==> flow/design.v <==
module CONV(
	input			clk,               
	input			reset,             
	output reg		busy,	            
	input			ready,	            
	output reg[11:0]	iaddr,            
	input signed[19:0]	idata,            
	output reg 	     cwr,              
	output reg[11:0] 	caddr_wr,         
	output reg[19:0] 	cdata_wr,         
	output reg	 crd,               
	output reg[11:0]	caddr_rd,         
	input	[19:0]		cdata_rd,         
	output reg[2:0] 	csel              
);
parameter signed bias = 40'h0013100000;    
parameter signed K0_0 = 20'h0A89E;         
parameter signed K0_1 = 20'h092D5;         
parameter signed K0_2 = 20'h06D43;         
parameter signed K0_3 = 20'h01004;         
parameter signed K0_4 = 20'hF8F71;         
parameter signed K0_5 = 20'hF6E54;         
parameter signed K0_6 = 20'hFA6D7;         
parameter signed K0_7 = 20'hFC834;         
parameter signed K0_8 = 20'hFAC19;         
parameter IDLE       = 3'd0;    
parameter READ_CONV  = 3'd1;    
parameter WRITE_L0   = 3'd2;    
parameter DELAY1     = 3'd3;    
parameter READ_L0    = 3'd4;    
parameter WRITE_L1   = 3'd5;    
parameter DELAY2     = 3'd6;    
parameter FINISH     = 3'd7;    
reg [5:0] x, y, L1_x, L1_y;             
reg [3:0] counter_kdata, counter_kaddr;   
reg [2:0] counter_layer1;	            
reg [2:0] current_state, next_state;    
reg signed [19:0] Kernel;               
reg signed [39:0] conv_sum;             
reg signed [19:0] idata_tmp;            
wire signed [39:0] data_conv;
wire signed [19:0] conv_result;
assign data_conv = Kernel * idata_tmp;              
assign conv_result[19:0] = conv_sum[35:16] + conv_sum[15];   
always@(*) begin
	case(counter_kdata)
		4'd1: Kernel = K0_0;
		4'd2: Kernel = K0_1;
		4'd3: Kernel = K0_2;
		4'd4: Kernel = K0_3;
		4'd5: Kernel = K0_4;
		4'd6: Kernel = K0_5;
		4'd7: Kernel = K0_6;
		4'd8: Kernel = K0_7;
		4'd9: Kernel = K0_8;
		default: Kernel = 0;
	endcase
end
always@(posedge clk or posedge reset) begin
	if(reset) 
		current_state <= IDLE;
	else 
		current_state <= next_state;
end
always @(*) begin
	case (current_state)
		IDLE:       next_state = (ready) ? READ_CONV : IDLE;
		READ_CONV:  next_state = (counter_kdata == 4'd10) ? WRITE_L0 : READ_CONV;  
		WRITE_L0:   next_state = DELAY1;
		DELAY1:     next_state = (x == 6'd0 && y == 6'd0) ? READ_L0 : READ_CONV;
		READ_L0:    next_state = (counter_layer1 == 3'd4) ? WRITE_L1 : READ_L0;
		WRITE_L1:   next_state = DELAY2;
		DELAY2:     next_state = (L1_x == 6'd0 && L1_y == 6'd0) ? FINISH : READ_L0;
		FINISH:     next_state = FINISH;
		default:    next_state = IDLE;
	endcase
end
always@(posedge clk or posedge reset) begin
	if(reset) begin 
		iaddr <= 12'd0;
	end else if(current_state == READ_CONV) begin 
		case(counter_kaddr)
			4'd0: iaddr <= (y-1)*64 + x-1;
			4'd1: iaddr <= (y-1)*64 + x;
			4'd2: iaddr <= (y-1)*64 + x+1;
			4'd3: iaddr <= y*64 + x-1;
			4'd4: iaddr <= y*64 + x;		 
			4'd5: iaddr <= y*64 + x+1;		
			4'd6: iaddr <= (y+1)*64 + x-1;
			4'd7: iaddr <= (y+1)*64 + x;
			4'd8: iaddr <= (y+1)*64 + x+1;
			default: iaddr <= iaddr;
		endcase
	end
end
always@(posedge clk or posedge reset) begin
	if(reset) 
		counter_kaddr <= 4'd0;
	else if(current_state == READ_CONV) 
		counter_kaddr <= counter_kaddr + 4'd1;
	else 
		counter_kaddr <= counter_kaddr;
end
always@(posedge clk or posedge reset) begin
	if(reset) 
		idata_tmp <= 0;
	else if(current_state == READ_CONV) begin
		case(counter_kdata)
			4'd0: idata_tmp <= (x == 0 || y == 0) ? 20'd0 : idata;
			4'd1: idata_tmp <= (y == 0) ? 20'd0 : idata;
			4'd2: idata_tmp <= (x == 63 || y == 0) ? 20'd0 : idata;
			4'd3: idata_tmp <= (x == 0) ? 20'd0 : idata;
			4'd4: idata_tmp <= idata;
			4'd5: idata_tmp <= (x == 63) ? 20'd0 : idata;
			4'd6: idata_tmp <= (x == 0 || y == 63) ? 20'd0 : idata;
			4'd7: idata_tmp <= (y == 63) ? 20'd0 : idata;
			4'd8: idata_tmp <= (x == 63 || y == 63) ? 20'd0 : idata;
			default: idata_tmp <= idata_tmp;
		endcase
	end 
end
always@(posedge clk or posedge reset) begin
	if(reset) 
		conv_sum <= 40'd0;
	else if(current_state == READ_CONV) begin
		if(counter_kdata == 0) 
			conv_sum <= 40'd0;
		else if(counter_kdata == 10)     
			conv_sum <= conv_sum + bias;
		else  
			conv_sum <= conv_sum + data_conv;  
	end
end
always@(posedge clk or posedge reset) begin
	if(reset) 
		busy <= 0;
	else if(ready) 
		busy <= 1; 
	else if(current_state == FINISH) 
		busy <= 0;
end
always@(posedge clk or posedge reset) begin
	if(reset) 
		cwr <= 1'd0;
	else if(current_state == WRITE_L0 || current_state == WRITE_L1)
		cwr <= 1'd1;
	else 
		cwr <= 1'd0;
end
always@(posedge clk or posedge reset) begin
	if(reset) 
		crd <= 1'd0;
	else if(current_state == READ_L0) 
		crd <= 1'd1;
	else 
		crd <= 1'd0;
end
always@(posedge clk or posedge reset) begin
	if(reset) 
		csel <= 3'b000;
	else if(current_state == WRITE_L0) 
		csel <= 3'b001;
	else if(current_state == WRITE_L1) 
		csel <= 3'b011;
	else if(current_state == READ_L0) 
		csel <= 3'b001;
	else 
		csel <= csel;
end
always@(posedge clk or posedge reset) begin
	if(reset) 
		caddr_rd <= 12'd0;
	else if(current_state == READ_L0) begin
		case(counter_layer1)
			3'd0: caddr_rd <= L1_y*64 + L1_x;
			3'd1: caddr_rd <= L1_y*64 + L1_x+1;
			3'd2: caddr_rd <= (L1_y+1)*64 + L1_x;
			3'd3: caddr_rd <= (L1_y+1)*64 + L1_x+1;
		endcase 
	end
end
always@(posedge clk or posedge reset) begin
	if(reset) 
		caddr_wr <= 0;
	else if(current_state == WRITE_L0)  
		caddr_wr <= y * 64 + x; 
	else if(current_state == WRITE_L1)  
		caddr_wr <= (L1_y/2) * 32 + (L1_x/2);  
end
reg signed [19:0] current_max;
always@(posedge clk or posedge reset) begin
	if(reset) begin
		cdata_wr <= 20'd0;
		current_max <= 20'd0; 
	end else begin
		case(current_state)
			WRITE_L0:  
				cdata_wr <= (conv_sum[39]) ? 20'd0 : conv_result;
			READ_L0: begin				
				if(counter_layer1 == 3'd1) begin	 
					current_max <= cdata_rd; 		 
				end else begin
					current_max <= (cdata_rd > current_max) ? cdata_rd : current_max;
				end
			end
			WRITE_L1: begin
				cdata_wr <= current_max;
				current_max <= 20'h00000;  
			end
			default: begin
			end
		endcase
	end
end
always@(posedge clk or posedge reset) begin
	if(reset) begin
		x <= 6'd0; 
		y <= 6'd0;
	end else if(current_state == WRITE_L0) begin
		if(x == 6'd63) begin  
			x <= 6'd0;
			y <= y + 6'd1;
		end else begin
			x <= x + 6'd1;
		end
	end
end
always@(posedge clk or posedge reset) begin
	if(reset) begin
		L1_x <= 6'd0; 
		L1_y <= 6'd0;
	end else if(current_state == WRITE_L1) begin
		if(L1_x == 6'd62) begin
			L1_x <= 0;
			L1_y <= L1_y + 2;
		end else begin
			L1_x <= L1_x + 2;
		end
	end
end
always@(posedge clk or posedge reset) begin
	if(reset) 
		counter_kdata <= 4'd0;
	else 
		counter_kdata <= counter_kaddr;
end
always@(posedge clk or posedge reset) begin
	if(reset) 
		counter_layer1 <= 0;
	else if(current_state == READ_L0) 
		counter_layer1 <= counter_layer1 + 3'd1;
	else 
		counter_layer1 <= 0;
end
endmodule
# From RTL to reports: CONV
# Tool output for the design above, in the order of the flow.
# Line numbers count from 1 in the design file above.
# Cell names lack the library's common part.
# A cell with n/a has no value.
# setup
top_module	CONV
clk_port	clk
library	sky130hd
pvt_corner	tt_025C_1v80

# Word level
# Counts by Yosys on the flattened word-level netlist (proc, flatten, opt, wreduce; memories kept). Register bits leave out memories and registers merged into their read ports (data or address). Print and check cells are left out.
# Memory sizes are those after Yosys's memory passes, which may raise the word count (mostly to a power of two), join words into wider ones and drop unused or constant bits.
# word_totals
elab_cells	144
ff_bits	180
output_inout_bits	62
romBits	320
memories	1
input_bits	43
# classes
mux	36
reduce_logical	28
addsub	26
equal	32
cmp	1
mul	1
# mem_list
name	size	width	read_ports	write_ports	line_no	rtl
(no name shown)	16	20	1	0	46	case(counter_kdata)
# ops
op	count
multiplier 20 x 20 -> 40 bit	1
two-way mux 20 bit	11
case mux 20 bit (select 9 bit)	1
case mux 12 bit (select 9 bit)	1
case mux 20 bit (select 2 bit)	2
two-way mux 40 bit	2
adder 12 x 1 -> 12 bit (second input constant)	5
adder 12 x 6 -> 12 bit	5
case mux 12 bit (select 4 bit)	1
adder 40 x 29 -> 40 bit (second input constant)	1
adder 40 bit	1
subtractor 12 x 1 -> 12 bit (second input constant)	3
== test 4 x 3 -> 1 bit (second input constant)	8
adder 6 x 1 -> 6 bit (second input constant)	4
zero test 6 bit	4
case mux 3 bit (select 8 bit)	1
two-way mux 12 bit	2
adder 20 x 1 -> 20 bit	1
greater-than comparator 20 bit	1
== test 6 bit (second input constant)	3
nonzero test 9 bit	2
== test 4 x 2 -> 1 bit (second input constant)	4
== test 3 bit (second input constant)	5
two-way mux 3 bit	5
AND reduction 2 bit	6
== test 3 x 2 -> 1 bit (second input constant)	4
== test 4 bit (second input constant)	3
adder 6 x 2 -> 6 bit (second input constant)	2
# Not listed: further kinds 17, cells in them 35.

# Longest topological paths
# Longest topological path by Yosys (ltp), each cell counted once; first at word level (registers and memories cut), then after technology mapping (sequential cells cut; the memories' decode and read muxes count).
# depth
ltp_word	4
ABC_AREA	0
mapped_depth	33
ltp_nobuf	31

# After synthesis
# The flow's flattened synthesis, as Yosys stat reports it; memories are mapped. The netlist is that of the ABC_AREA named above (0 if unset); the other value can give another one.
# by_type
cell_type	count	type_area_um2
fa_1	435	8.71E+03
dfrtp_1	181	4.53E+03
inv_1	656	2.46E+03
ha_1	175	2189.6
nand2_1	320	1.2E+03
and2_1	147	919.632
xnor2_1	66	578.054
o21ai_0	109	545.523
clkbuf_1	137	514.243
a21oi_1	88	440.422
a22o_1	46	402.886
nor2_1	89	334.07
a221oi_1	31	271.51
xor2_1	31	271.51
mux2i_1	20	200.192
nand3_1	37	185.178
mux2_2	13	146.39
a21o_1	19	142.637
# Not listed: further types 58, cells in them 257.
# mapped
sequential_area_um2	4555.6
mapped_cells	2857
ff_cells	182
mapped_area_um2	25906.1
buffers	149

# Path before layout
# Path of least setup slack by OpenSTA after synthesis, without wires, with an ideal clock, recovery checks aside; 20% of the period is set as input and as output delay. Where synthesis merged equal registers, the netlist keeps one of their names.
# synth_path
path_type	register to register
startpoint	register counter_kdata[0]
endpoint	register conv_sum[36]
setup_ns	0.140
path_delay_ns	8.312
arrival_ns	8.172
tclk_ns	8.0
path_buffers	1
required_ns	7.860
launch_ns	0.000
path_stages	30
slack_ns	-0.312
period_less_setup_slack_ns	8.312
# "path_delay_ns" is the arrival time less input delay plus setup time.
# "path_stages": output pins that drive a net of the path, with the launching flip-flop's if there is one; two outputs of one cell count as two.
# "period_less_setup_slack_ns" is the clock period less the worst setup slack; recovery checks do not enter. This is arithmetic on one report: input and output delays are still those of the set period (20% each).
# The rows between start and end are the longest chain of elaborated cells between them; the timing report does not say that the signal goes this way. Where chains are equally long, one stands for them.
# A line is the first line of the expression or statement that the cell stems from. Yosys adds cells for indexed reads and writes and turns some case tables into memories.
# A memory read counts as a cell of the chain, while the word-level depth stops at memories.
# At most two assigning lines are given for a register; there are more.
# synth_via
path_cell_list	dfrtp_1 -> inv_1 -> ha_1 -> inv_1 -> nand2_1 -> o21ai_0 -> clkbuf_1 -> nand2_1 -> fa_1 -> inv_1 -> fa_1 -> inv_1 -> fa_1 -> inv_1 -> fa_1 -> fa_1 -> fa_1 -> inv_1 -> fa_1 -> inv_1 -> ha_1 -> a21o_1 -> a221o_1 -> a21o_1 -> a311oi_2 -> a31oi_4 -> o41ai_4 -> o21bai_2 -> xnor2_1 -> o221ai_1
elab_chain_len	5
cone_cells	7
classes_between	1 x add/sub; 1 x mul; 1 x eq/ne; 2 x mux; 1 x reduce/logical; 1 x memory
# synth_rtl
element	line_no	rtl
from (decl)	35	reg [3:0] counter_kdata, counter_kaddr;
from (assign)	243	counter_kdata <= 4'd0;
from (assign)	245	counter_kdata <= counter_kaddr;
memory read (16 x 20 bit)	46	case(counter_kdata)
multiplier 20 x 20 -> 40 bit	43	assign data_conv = Kernel * idata_tmp;
adder 40 bit	131	conv_sum <= conv_sum + data_conv;
two-way mux 40 bit	128	else if(counter_kdata == 10)
two-way mux 40 bit	126	if(counter_kdata == 0)
to (assign)	129	conv_sum <= conv_sum + bias;
to (assign)	131
to (decl)	39	reg signed [39:0] conv_sum;

# Worst path after layout
# Path of least setup slack in the final report of entry A (OpenROAD, finished layout, wires in). Where an end is a register, its clock arrival counts in the times.
# layout_path
path_type	register to register
startpoint	register counter_kdata[0]
endpoint	register conv_sum[39]
path_buffers	3
slack_ns	0.14
arrival_ns	8.29
path_stages	32
launch_ns	0.50
required_ns	8.43
setup_ns	0.06
tclk_ns	8.0
# The rows between start and end are the longest chain of elaborated cells between them; the timing report does not say that the signal goes this way. Where chains are equally long, one stands for them.
# A memory read counts as a cell of the chain, while the word-level depth stops at memories.
# At most two assigning lines are given for a register; there are more.
# layout_via
path_cell_list	dfrtp_2 -> buf_4 -> buf_4 -> ha_4 -> nor2b_4 -> nand2_4 -> o21ai_4 -> buf_8 -> and2_1 -> fa_2 -> inv_1 -> fa_2 -> inv_1 -> fa_2 -> fa_1 -> inv_1 -> fa_1 -> inv_1 -> fa_1 -> inv_1 -> fa_1 -> inv_1 -> ha_2 -> o21a_1 -> o2bb2ai_1 -> o21ai_1 -> nand4_1 -> a31o_2 -> a21oi_4 -> o21ai_2 -> or3_1 -> nand4_1
elab_chain_len	5
cone_cells	7
classes_between	1 x add/sub; 1 x mul; 1 x eq/ne; 2 x mux; 1 x reduce/logical; 1 x memory
# layout_rtl
element	line_no	rtl
from (decl)	35	reg [3:0] counter_kdata, counter_kaddr;
from (assign)	243	counter_kdata <= 4'd0;
from (assign)	245	counter_kdata <= counter_kaddr;
memory read (16 x 20 bit)	46	case(counter_kdata)
multiplier 20 x 20 -> 40 bit	43	assign data_conv = Kernel * idata_tmp;
adder 40 bit	131	conv_sum <= conv_sum + data_conv;
two-way mux 40 bit	128	else if(counter_kdata == 10)
two-way mux 40 bit	126	if(counter_kdata == 0)
to (assign)	129	conv_sum <= conv_sum + bias;
to (assign)	131
to (decl)	39	reg signed [39:0] conv_sum;

# Record of 3 stored runs of the RTL-to-layout flow on CONV, platform sky130hd. The runs are unordered. Constraints: input delay and output delay 20% of the set period each, output load 0.01 pF.
# "achieved_period_ns" is the run's clock period less its worst setup slack. It is reckoned from that one timing run; input and output delays stay at 20% of the period that was set.
# "worst_path_time_ns" means the part of the period allowed to the worst setup path (the constraints hold back 20% at inputs and 20% at outputs) less its slack; where the path has registers, the arrival times of their clocks count too.
# "power_w" is the tool's figure for a default switching activity; nothing was simulated.
# Settings: . = not set for that run.
run name	CAP_MARGIN	CTS_CLUSTER_DIAMETER	GPL_TIMING_DRIVEN	MAX_ROUTING_LAYER	period_ns	CORE_MARGIN	CORE_UTILIZATION	SLEW_MARGIN	CORE_ASPECT_RATIO	GPL_ROUTABILITY_DRIVEN	PLACE_DENSITY	SETUP_SLACK_MARGIN	TNS_END_PERCENT	HOLD_SLACK_MARGIN	PLACE_DENSITY_LB_ADDON	synth_chip_area_um2	dieArea_um2	final_stdcell_area_um2	layout_utilization_pct	setup_ws_ns	setup_tns_ns	holdWs_ns	power_w	achieved_period_ns	worst_path_time_ns	timing.worst_path_kind
entry A	5	354	0	met5	8.0	2	40	20	.	.	.	.	.	.	.	25906.1	66817.1	30038.8	46.8	0.142	0.000	0.391	0.005004	7.858	7.86	register to register
entry B	20	241	1	met4	8.63	8	22	30	0.9	0	0.51	0.3	5	.	.	25906.1	129007.0	29594.6	25.3	0.672	0.000	0.464	0.004404	7.958	7.96	register to register
entry C	5	354	0	met5	4.9	2	40	20	.	.	.	.	.	-0.02	0.19	25906.1	66817.1	31397.6	48.9	-3.027	-78.135	0.369	0.008724	7.927	7.93	register to register
